==> flow/design.v <==
`timescale 1ns / 1ps
module clock_div  #(
	parameter int COUNT_VAL = 1)(
    input logic clock,
    input logic reset,
    output logic div_clock,
    output logic tick
    );
logic [$clog2(COUNT_VAL):0] count;
localparam COUNT_VAL_n = COUNT_VAL / 2;
assign tick = (count == COUNT_VAL_n - 1) && (div_clock == 1'b0);
always_ff @(posedge clock or posedge reset)
    begin
        if(reset) begin
           count <= 'b0;
           div_clock <= 'b0;
         end
         else if (count == COUNT_VAL_n -1) begin
           count <= 'b0;
           div_clock <= ~div_clock;
         end
         else begin
           count <= count +1;
           div_clock <= div_clock; 
         end
    end
endmodule
`timescale 1ns / 1ps
module vga_controller #( 
    parameter h_actv_pixel = 640,
    parameter h_sync_pulse = 96,
    parameter h_back_porch = 48,
    parameter h_front_porch = 16,
    parameter h_sync_pol = 0,
    parameter v_actv_pixel = 480,
    parameter v_sync_pulse = 2,
    parameter v_back_porch = 33,
    parameter v_front_porch = 10,
    parameter v_sync_pol = 0    
)(
    input logic clk,    
    input logic ce,     
    input logic reset,  
    output logic h_sync,  
    output logic v_sync,  
    output logic [11:0] h_counter_out,  
    output logic [11:0] v_counter_out,  
    output logic disp_enable   
    );
    localparam v_tot_pixel = v_sync_pulse + v_back_porch + v_actv_pixel + v_front_porch;
    localparam h_tot_pixel = h_sync_pulse + h_back_porch + h_actv_pixel + h_front_porch;
    localparam beg_of_v_sync = v_actv_pixel + v_front_porch ;
    localparam end_of_v_sync = v_sync_pulse + v_actv_pixel + v_front_porch -1 ;
    localparam beg_of_h_sync = h_actv_pixel + h_front_porch ;
    localparam end_of_h_sync = h_sync_pulse + h_actv_pixel + h_front_porch -1 ;
    logic [11:0]  v_counter;
    logic [11:0]  h_counter;
    always_ff @(posedge clk or  posedge reset )begin
        if (reset)begin     
            v_counter <= 0;  
            h_counter <= 0;
            h_sync <= ~h_sync_pol;
            v_sync <= ~v_sync_pol;
            h_counter_out <= 0;
            v_counter_out <= 0;
        end
        else if (ce) begin
            h_counter_out <= h_counter;
            v_counter_out <= v_counter;
            if (h_counter < (h_tot_pixel-1))begin
                h_counter <= h_counter + 1 ;
            end
            else begin
                h_counter <= 0;
                if (v_counter < (v_tot_pixel -1))
                    v_counter <= v_counter + 1 ;
                else 
                    v_counter <= 0;
            end
            if(h_counter >= beg_of_h_sync && h_counter <= end_of_h_sync)begin
                h_sync <= h_sync_pol; 
            end           
            else begin
                h_sync <= ~h_sync_pol;
            end
            if (v_counter >= beg_of_v_sync && v_counter <= end_of_v_sync)
                v_sync <= v_sync_pol;
            else
                v_sync <= ~v_sync_pol;
        end
    end 
    always_ff @(posedge clk or  posedge reset)begin
        if(reset)begin
            disp_enable <= 0;
        end
        else if (ce) begin
            if ((v_counter <= v_actv_pixel-1) & (h_counter <= h_actv_pixel-1) )
                disp_enable <= 1;
            else 
                disp_enable <= 0; 
            end
    end
endmodule
`timescale 1ns / 1ps
module line_drawer(
    input logic [11:0] nx0,ny0,nx1,ny1,
    input logic  disp_en,
    input logic [11:0] v_cntr,
    input logic [11:0] h_cntr,
    input logic clk,
    input logic ce,
    input logic rst, 
    input logic Vsync,
    output logic [11:0] y, x
    );
    logic [11:0] x0;
    logic [11:0] y0;
    logic [11:0] x1;
    logic [11:0] y1;
    logic [11:0] n,w;
    logic [11:0] w0,n0,w1,n1;
    localparam logic [1:0] set_drawer = 2'd0;
    localparam logic [1:0] loop_drawer = 2'd1;
    localparam logic [1:0] low_high = 2'd2;
    localparam logic [1:0] reset_state = 2'd3;
    logic [1:0] drw_s;  
    logic [11:0] dw,dn;
    int  D;
    localparam int offset_D = 32'hffff;
    logic [11:0] w_cntr;
    logic low_or_high;   
    logic n_dir ; 
    always_ff @(posedge clk or posedge rst)begin
            if(rst)begin
                x0 <= 12'd2;
                y0 <= 12'd7;
                x1 <= 12'd9;
                y1 <= 12'd2;
                w0 <= 'd0;
                n0 <= 'd0;
                w1 <= 'd0;
                n1 <= 'd0;
                n <= 'd0;
                w <= 'd0;
                dw <= 'd0;
                dn <= 'd0;
                D <= 0;
                n_dir <= 1'b0;
                low_or_high <= 1'b0;
                x <= 12'hfff;
                y <= 12'hfff;
                w_cntr <= 'd0;
                drw_s <= low_high;
            end 
            else if (ce) begin
                case(drw_s) 
                    low_high:begin
                                if(x0 >  x1 && y0 > y1 )begin
                                    if((x0 - x1) > (y0 - y1))begin
                                        low_or_high <= 1'b1 ;
                                    end
                                    else begin
                                        low_or_high <= 1'b0 ;
                                    end
                                end
                                else if(x0 >  x1 && y0 < y1 )begin
                                    if((x0 - x1) > (y1 - y0))begin
                                        low_or_high <= 1'b1 ;
                                    end
                                    else begin
                                        low_or_high <= 1'b0 ;
                                    end
                                end
                                else if(x0 <  x1 && y0 > y1 )begin
                                    if((x1 - x0) > (y0 - y1))begin
                                        low_or_high <= 1'b1 ;
                                    end
                                    else begin
                                        low_or_high <= 1'b0 ;
                                    end
                                end
                                else if(x0 <  x1 && y0 < y1 )begin
                                    if((x1 - x0) > (y1 - y0))begin
                                        low_or_high <= 1'b1 ;
                                    end
                                    else begin
                                        low_or_high <= 1'b0 ;
                                    end
                                end 
                                drw_s <= set_drawer;                                                                                            
                            end
                    set_drawer:begin
                                    if(low_or_high == 1'b1)begin  
                                        if(x0 > x1)begin 
                                            {w0, n0, w1, n1} <= {x1,y1,x0,y0}; 
                                            dw <= x0 - x1;
                                            if(y0 > y1) begin
                                                dn <= y0 - y1;
                                                D <= 2*(y0 - y1) - (x0 - x1) + offset_D; 
                                                n_dir <= 1'b0;  
                                            end
                                            else begin
                                                dn <= y1 - y0;
                                                D <= 2*(y1 - y0) - (x0 - x1) + offset_D; 
                                                n_dir <= 1'b0;  
                                            end
                                            n <= y1;
                                            w <= x1; 
                                            w_cntr <= 'd0;
                                            drw_s <= loop_drawer;
                                        end
                                        else begin
                                            {w0, n0, w1, n1} <= {x0,y0,x1,y1}; 
                                            dw <= x1 - x0;
                                            if(y1 > y0) begin
                                                dn <= y1 - y0;
                                                D <= 2*(y1 - y0) - (x1 - x0) + offset_D;
                                                n_dir <= 1'b1;  
                                            end
                                            else begin
                                                dn <= y0 - y1;
                                                D <= 2*(y0 - y1) - (x1 - x0) + offset_D;
                                                n_dir <= 1'b0;  
                                            end
                                            n <= y0;
                                            w <= x0; 
                                            w_cntr <= 'd0;
                                            drw_s <= loop_drawer;
                                        end
                                    end
                                    else begin     
                                        if(y0 > y1)begin 
                                           {w0, n0, w1, n1} <= {y1,x1,y0,x0}; 
                                           dw <= y0 - y1; 
                                           if(x0 > x1) begin
                                               dn <= x0 - x1;
                                               n_dir <= 1'b0;  
                                               D <= 2*(x0 - x1) - (y0 - y1) + offset_D;
                                           end
                                           else begin
                                               dn <= x1 - x0;
                                               n_dir <= 1'b1;  
                                               D <= 2*(x1 - x0) - (y0 - y1) + offset_D;
                                           end
                                           n <= x0;
                                           w <= y1; 
                                           w_cntr <= 'd0;
                                           drw_s <= loop_drawer;
                                        end
                                        else begin  
                                            {w0, n0, w1, n1} <= {y0,x0,y1,x1}; 
                                            dw <= y1 - y0;
                                            if(x0 > x1) begin
                                              dn <= x0 - x1;
                                              n_dir <= 1'b0;  
                                              D <= 2*(x0 - x1) - (y1 - y0) + offset_D;
                                            end
                                            else begin
                                              dn <= x1 - x0;
                                              n_dir <= 1'b1;  
                                              D <= 2*(x1 - x0) - (y1 - y0) + offset_D;
                                            end
                                            n <= x0;
                                            w <= y0; 
                                            w_cntr <= 'd0;
                                            drw_s <= loop_drawer;
                                        end
                                    end
                                end
                    loop_drawer:begin
                                    if(low_or_high == 1'b1)
                                        {x,y} <= {w,n};
                                    else
                                        {x,y} <= {n,w};
                                    if(  (low_or_high == 1'b1) && (h_cntr +1 == w0 + w_cntr) ||    ((low_or_high == 1'b0) && (v_cntr == w0 + w_cntr && h_cntr > n ) ))begin  
                                        w_cntr <= w_cntr + 1;  
                                        w <= w + 1;
                                        if( D > (12'd0 + offset_D) )begin   
                                            if(n_dir == 1'b0)begin 
                                                n <= n - 1;
                                            end
                                            if(n_dir == 1'b1)begin 
                                                n <= n + 1; 
                                            end
                                            D <= D - 2*dw  + 2*dn;
                                        end
                                        else begin
                                        D <= D + 2*dn;
                                        end
                                    end 
                                    if(((low_or_high == 1'b1) && (w_cntr + w0 == w1)) ||    ((low_or_high == 1'b0) && (w_cntr + w0 == w1+1))) begin  
                                        w_cntr <= 'd0; 
                                        n <= n0;
                                        w <= w0;
                                        drw_s <= set_drawer;   
                                    end
                                end
                endcase        
                if(x0 != nx0 || y0 != ny0 || x1 != nx1 || y1 != ny1)begin
                    {x0, y0, x1, y1} <= {nx0, ny0, nx1, ny1};
                    drw_s <= low_high;
                end
            end
        end
endmodule
`timescale 1ns / 1ps
module drawing_line_top(
    input logic clk,
    input logic rst,
    output logic Hsync,
    output logic Vsync,
    output logic [3:0] vgaRed,
    output logic [3:0] vgaGreen,
    output logic [3:0] vgaBlue,
    input logic [11:0] x0,y0,x1,y1,
    output logic disp_en,
    output logic vga_clk,
    output logic [11:0] v_cntr, h_cntr
    );
    logic  vga_clk_buff;
    logic  vga_ce;
    clock_div#(4) vga_clk_mod(.clock(clk), .reset(rst), .div_clock(vga_clk_buff), .tick(vga_ce) ); 
    logic [11:0] v_cntr_buff, h_cntr_buff;
    logic Hsync_buff, Vsync_buff, disp_en_buff;   
    vga_controller#(
         .h_actv_pixel(50), 
         .h_sync_pulse(2),
         .h_back_porch(1),
         .h_front_porch(3),
         .h_sync_pol(0),
         .v_actv_pixel(60),
         .v_sync_pulse(1),
         .v_back_porch(1),
         .v_front_porch(1),
         .v_sync_pol(0)
    ) vgatxt(.clk(clk), .ce(vga_ce), .reset(rst), .h_sync(Hsync_buff), .v_sync(Vsync_buff), .h_counter_out(h_cntr_buff), .v_counter_out(v_cntr_buff), .disp_enable(disp_en_buff));
    logic [11:0] pix_y,pix_x;  
    line_drawer drw1(.nx0(x0), .nx1(x1),.disp_en(disp_en_buff), .rst(rst), .Vsync(Vsync_buff), .ny0(y0), .ny1(y1), .v_cntr(v_cntr_buff), .h_cntr(h_cntr_buff), .clk(clk), .ce(vga_ce), .y(pix_y), .x(pix_x)); 
    logic [3:0] red_r, green_r, blue_r;  
    assign {vgaRed, vgaGreen, vgaBlue} = {red_r, green_r, blue_r}; 
    always_ff @(posedge clk or posedge rst)begin
        if (rst) begin
            {red_r, green_r, blue_r} <= {4'b0 ,4'b0 , 4'b0};
        end
        else if (vga_ce) begin
            if (( (h_cntr_buff == pix_x && v_cntr_buff == pix_y ))&& disp_en_buff == 1'b1 )begin
                {red_r, green_r, blue_r} <= {4'hf,4'b0,4'b0};
            end  
            else if (disp_en_buff == 1'b1) begin
                {red_r, green_r, blue_r} <= {4'b1111,4'b1111,4'b1111};
            end
            else begin
                {red_r, green_r, blue_r} <= {4'b0 ,4'b0 , 4'b0}; 
            end
        end
    end
    assign vga_clk = vga_clk_buff;
    always_ff @(posedge clk or posedge rst)begin
        if (rst) begin
            v_cntr <= 12'd0;
            h_cntr <= 12'd0;
            Vsync <= 1'b1;
            Hsync <= 1'b1;
            disp_en <= 1'b0;
        end
        else if (vga_ce) begin
            v_cntr <= v_cntr_buff;
            h_cntr <= h_cntr_buff;
            Vsync <= Vsync_buff;
            Hsync <= Hsync_buff;
            disp_en <= disp_en_buff;
        end
    end
endmodule
Tool chain data of drawing_line_top
Tool output for the design above, in the order of the flow. Line numbers count from 1 in the design file above. Cell names lack the library's common part. A cell with -- has no value.

Top: drawing_line_top. Clock port: clk. Cell library: sky130hd. Corner: tt_025C_1v80.

Word level
Yosys after proc, flatten, opt, wreduce and memory -nomap, before mapping. Memory bits, and registers merged into a memory's read port (data or address), are not among the register bits. Print and check cells are not counted.

Under eq/ne operators stands 17. For mux-type cells the number is 63. The entry for add/sub/neg operators reads 38. The entry for reduce/logical cells reads 32. Under order comparisons stands 19. The entry for bitwise logic cells reads 4.

Operator list (count): 12-bit two-way mux (28); 32-bit two-way mux (9); 32-bit by 16-bit adder with 32-bit output (second input constant) (8); 32-bit subtractor (8); 12-bit > comparator (8); 12-bit parallel mux with 2-bit select (3); 32-bit by 13-bit adder with 32-bit output (2); 32-bit equality test (2); 32-bit parallel mux with 2-bit select (1); 12-bit by 1-bit adder with 12-bit output (second input constant) (5); 12-bit by 12-bit subtractor with 13-bit output (4); 12-bit subtractor (4); 12-bit equality test (4); 12-bit != test (4); 12-bit by 6-bit <= comparator with 1-bit output (second input constant) (4); 32-bit by 13-bit subtractor with 32-bit output (1); 32-bit by 16-bit > comparator with 1-bit output (second input constant) (1); 12-bit by 1-bit adder with 13-bit output (second input constant) (2); 12-bit less-than comparator (2); 12-bit by 6-bit >= comparator with 1-bit output (second input constant) (2); 12-bit by 6-bit less-than comparator with 1-bit output (second input constant) (2); 1-bit two-way mux (15); 1-bit logical AND (14); 12-bit by 12-bit adder with 13-bit output (1); 12-bit by 1-bit subtractor with 12-bit output (second input constant) (1); 12-bit adder (1); 3-bit AND reduction (4); 4-bit two-way mux (3).

Not listed: further kinds 17, cells in them 30.

Bits in registers: 294. Cells after elaboration: 207. For input port bits the number is 50. The figure for output and inout port bits is 40.

Longest topological paths
Yosys ltp: most cells in a row. Word level: on the elaborated netlist, between registers, memories and ports. Mapped: between sequential cells and ports; inverters and the memories' decode and read muxes count.

Under depth after elaboration stands 8. Under ABC_AREA stands 1. The figure for depth in mapped cells is 30. Gate-level depth less buffers: 29.

Mapped cells and area
Yosys stat after the flow's synthesis: flattened, memories mapped to cells. It holds for the ABC_AREA given above (unset counts as 0); a run with the other value may have another netlist.

Under sequential area stands 0.007277 mm^2. The figure for flip-flops is 289. Under cell count stands 4938. Under cell area after synthesis stands 0.0323848 mm^2. The entry for buffers reads 171.

Cells by type: dfrtp_1 (count 253, area in all 6.33E+03 um^2); ha_1 (count 363, area in all 4.54E+03 um^2); nand2_1 (count 1195, area in all 4.49E+03 um^2); o21ai_0 (count 466, area in all 2.33E+03 um^2); inv_1 (count 556, area in all 2.09E+03 um^2); nand3_1 (count 389, area in all 1.95E+03 um^2); a21oi_1 (count 370, area in all 1.85E+03 um^2); nor2_1 (count 477, area in all 1.79E+03 um^2); xor2_1 (count 132, area in all 1.16E+03 um^2); dfstp_2 (count 36, area in all 945.907 um^2); xnor2_1 (count 74, area in all 648.122 um^2); fa_1 (count 28, area in all 560.538 um^2); o211ai_1 (count 71, area in all 533.011 um^2); nand4_1 (count 80, area in all 500.48 um^2); clkbuf_1 (count 92, area in all 345.331 um^2); nor3_1 (count 40, area in all 200.192 um^2); buf_2 (count 38, area in all 190.182 um^2); o21a_1 (count 22, area in all 165.158 um^2).

Not listed: further types 43, cells in them 256.

Path before layout
OpenSTA on the mapped netlist: ideal clock, no wires. The path of least setup slack (recovery checks aside). Input and output delay are each 20% of the period. Register names are those of the netlist, which keeps one name where synthesis merged equal registers.

Path kind: register to register. Start point: register drw1.x1[3]. End point: register drw1.D[17]. The entry for stages on the path reads 25. For path buffers the number is 1. For data arrival time the number is 3.878 ns. Under time at the first pin stands 0.000 ns. For setup slack the number is 6.057 ns. The figure for setup time is 0.065 ns. The figure for path delay is 3.943 ns. Clock period: 10.0 ns. Data required time: 9.935 ns. For period reached after synthesis the number is 3.943 ns.

"path delay" = arrival - input delay + setup time. "stages on the path" counts driving pins, that of a launching flip-flop among them; a cell with two outputs on the path counts twice. "period reached after synthesis" is the clock period less the worst setup slack; recovery checks do not enter. This is arithmetic on one report: input and output delays are still those of the set period (20% each). Between the ends stands the longest chain of elaborated cells between them, by number of cells; it is not shown to be the way that was timed. Of several equally long chains one is given. A line is the first line of the expression or statement that the cell stems from. Yosys adds cells for indexed reads and writes and turns some case tables into memories. At most two assigning lines are given for a register; there are more.

Path through: dfstp_2 -> inv_1 -> ha_1 -> clkbuf_1 -> nand2_1 -> nor2_1 -> a21oi_1 -> o21bai_1 -> nand2_1 -> nand2_1 -> xor2_1 -> ha_1 -> ha_1 -> nand2_1 -> nor2_1 -> nand4_1 -> nor2_1 -> nand2_1 -> nand2_1 -> nand2_1 -> o211ai_1 -> o21ai_1 -> a21oi_1 -> nand2_1 -> nand2_1. The entry for length of the longest elaborated chain reads 7. Elaborated cells between the ends (all ways): 27. Those cells by class: add/sub (18); compare (1); mux (8).

Ends and longest elaborated chain, post-synthesis: start: declaration (line 118) `logic [11:0] x1;`; start: assignment (line 137) `x1 <= 12'd9;`; 12-bit by 12-bit subtractor with 13-bit output (line 261) `D <= 2*(x1 - x0) - (y1 - y0) + offset_D;`; 32-bit subtractor (line 261); 32-bit by 16-bit adder with 32-bit output (line 261); 32-bit two-way mux (line 253) `if(x0 > x1) begin`; 32-bit two-way mux (line 232) `if(y0 > y1)begin`; 32-bit two-way mux (line 193) `if(low_or_high == 1'b1)begin`; 32-bit parallel mux with 2-bit select (line 156) `case(drw_s)`; end: assignment (line 199) `D <= 2*(y0 - y1) - (x0 - x1) + offset_D;`; end: assignment (line 204) `D <= 2*(y1 - y0) - (x0 - x1) + offset_D;`; end: declaration (line 128) `int  D;`.

Worst path after layout
Path of least setup slack in the final report of flow run A (OpenROAD, finished layout, wires in). Where an end is a register, its clock arrival counts in the times.

Path kind: register to register. Start point: register drw1.y1[2]. End point: register drw1.D[10]. For setup slack the number is 1.37 ns. Clock period: 8.64 ns. The figure for setup time is 0.07 ns. For path buffers the number is 1. Data required time: 9.16 ns. For data arrival time the number is 7.79 ns. The entry for stages on the path reads 21. Under time at the first pin stands 0.60 ns.

Between the ends stands the longest chain of elaborated cells between them, by number of cells; it is not shown to be the way that was timed. Of several equally long chains one is given. At most two assigning lines are given for a register; there are more.

Path through: dfrtp_1 -> inv_1 -> ha_1 -> clkbuf_1 -> nand2_1 -> o21ai_0 -> a21o_1 -> xor2_1 -> inv_1 -> ha_1 -> ha_1 -> a21oi_1 -> nor2_1 -> a211o_1 -> xor2_1 -> nand2_1 -> nand3_1 -> nand3_1 -> a21oi_1 -> nor2_1 -> o21ai_1. The entry for length of the longest elaborated chain reads 7. Elaborated cells between the ends (all ways): 28. Those cells by class: add/sub (18); compare (2); mux (8).

Ends and longest elaborated chain, after layout: start: declaration (line 119) `logic [11:0] y1;`; start: assignment (line 138) `y1 <= 12'd2;`; 12-bit by 12-bit subtractor with 13-bit output (line 261) `D <= 2*(x1 - x0) - (y1 - y0) + offset_D;`; 32-bit subtractor (line 261); 32-bit by 16-bit adder with 32-bit output (line 261); 32-bit two-way mux (line 253) `if(x0 > x1) begin`; 32-bit two-way mux (line 232) `if(y0 > y1)begin`; 32-bit two-way mux (line 193) `if(low_or_high == 1'b1)begin`; 32-bit parallel mux with 2-bit select (line 156) `case(drw_s)`; end: assignment (line 199) `D <= 2*(y0 - y1) - (x0 - x1) + offset_D;`; end: assignment (line 204) `D <= 2*(y1 - y0) - (x0 - x1) + offset_D;`; end: declaration (line 128) `int  D;`.

Hand-over note for drawing_line_top

drawing_line_top through Yosys and OpenROAD on sky130hd: 5 stored runs, unordered, with their settings and measured results. The constraints put input and output delay at 20% of the set period each and load the outputs with 0.01 pF. "period achieved" is the run's clock period less its worst setup slack. It is reckoned from that one timing run; input and output delays stay at 20% of the period that was set. "critical path time": the worst setup path's part of the clock period (all of it between registers, 20% less for each end at a port) less its slack. A launch clock that arrives late makes it longer, a capture clock that arrives late makes it shorter. "power" rests on the timing tool's default activity at the inputs, not on a simulated workload.

Flow run A has these settings: ABC_AREA 1; CAP_MARGIN 30; CELL_PAD_IN_SITES_GLOBAL_PLACEMENT 2; CORE_ASPECT_RATIO 0.55; CORE_MARGIN 5; CORE_UTILIZATION 42; GPL_TIMING_DRIVEN 0; MAX_ROUTING_LAYER met4; PLACE_DENSITY_LB_ADDON 0.17; SETUP_SLACK_MARGIN 1.17; SLEW_MARGIN 30; period_ns 8.64. The critical path time reads 7.27 ns. Critical path type: register to register. The summed negative setup slack reads 0.000 ns. The setup slack of the critical path stands at 1.366 ns. The measured standard-cell area after layout is 0.0361146 mm^2. The period achieved comes to 7.274 ns. The overall die area comes to 0.0830108 mm^2. The chip area in the Yosys report is 0.0323848 mm^2. The measured final design utilization is 47.3%. The lowest hold slack comes to 0.462 ns. The power comes to 7492 µW.

Flow run B has these settings: ABC_AREA 0; CAP_MARGIN 25; CELL_PAD_IN_SITES_GLOBAL_PLACEMENT 2; CORE_ASPECT_RATIO 0.55; CORE_MARGIN 5; CORE_UTILIZATION 65; GPL_TIMING_DRIVEN 1; MAX_ROUTING_LAYER met5; PLACE_DENSITY_LB_ADDON 0.01; SLEW_MARGIN 30; period_ns 4.59. Outcome: not finished: placement ended with error FLW-0024.

Flow run C has these settings: ABC_AREA 1; CAP_MARGIN 25; CELL_PAD_IN_SITES_GLOBAL_PLACEMENT 2; CORE_ASPECT_RATIO 0.55; CORE_MARGIN 5; CORE_UTILIZATION 42; GPL_TIMING_DRIVEN 1; MAX_ROUTING_LAYER met4; PLACE_DENSITY_LB_ADDON 0.01; SLEW_MARGIN 30; period_ns 4.59. The critical path time reads 4.44 ns. Critical path type: register to register. The summed negative setup slack reads 0.000 ns. The setup slack of the critical path stands at 0.147 ns. The measured standard-cell area after layout is 0.0391863 mm^2. The period achieved comes to 4.443 ns. The overall die area comes to 0.0830108 mm^2. The chip area in the Yosys report is 0.0323848 mm^2. The measured final design utilization is 51.4%. The lowest hold slack comes to 0.469 ns. The power comes to 15439 µW.

Flow run D has these settings: ABC_AREA 1; CAP_MARGIN 20; CELL_PAD_IN_SITES_GLOBAL_PLACEMENT 3; CORE_ASPECT_RATIO 0.93; CORE_UTILIZATION 40; CTS_CLUSTER_SIZE 81; GPL_TIMING_DRIVEN 0; MAX_ROUTING_LAYER met4; MIN_ROUTING_LAYER met2; PLACE_DENSITY_LB_ADDON 0.26; SLEW_MARGIN 5; TNS_END_PERCENT 30; period_ns 10.0; CORE_MARGIN 2. Outcome: not finished: placement ended with error FLW-0024.

Flow run E has these settings: CORE_UTILIZATION 40; period_ns 10.0; CAP_MARGIN 20; CORE_MARGIN 2; SLEW_MARGIN 20. The critical path time reads 5.96 ns. Critical path type: register to register. The summed negative setup slack reads 0.000 ns. The setup slack of the critical path stands at 4.041 ns. The measured standard-cell area after layout is 0.0338975 mm^2. The period achieved comes to 5.959 ns. The overall die area comes to 0.0794056 mm^2. The chip area in the Yosys report is 0.0308671 mm^2. The measured final design utilization is 44.5%. The lowest hold slack comes to 0.463 ns. The power comes to 7349 µW.

End of note.
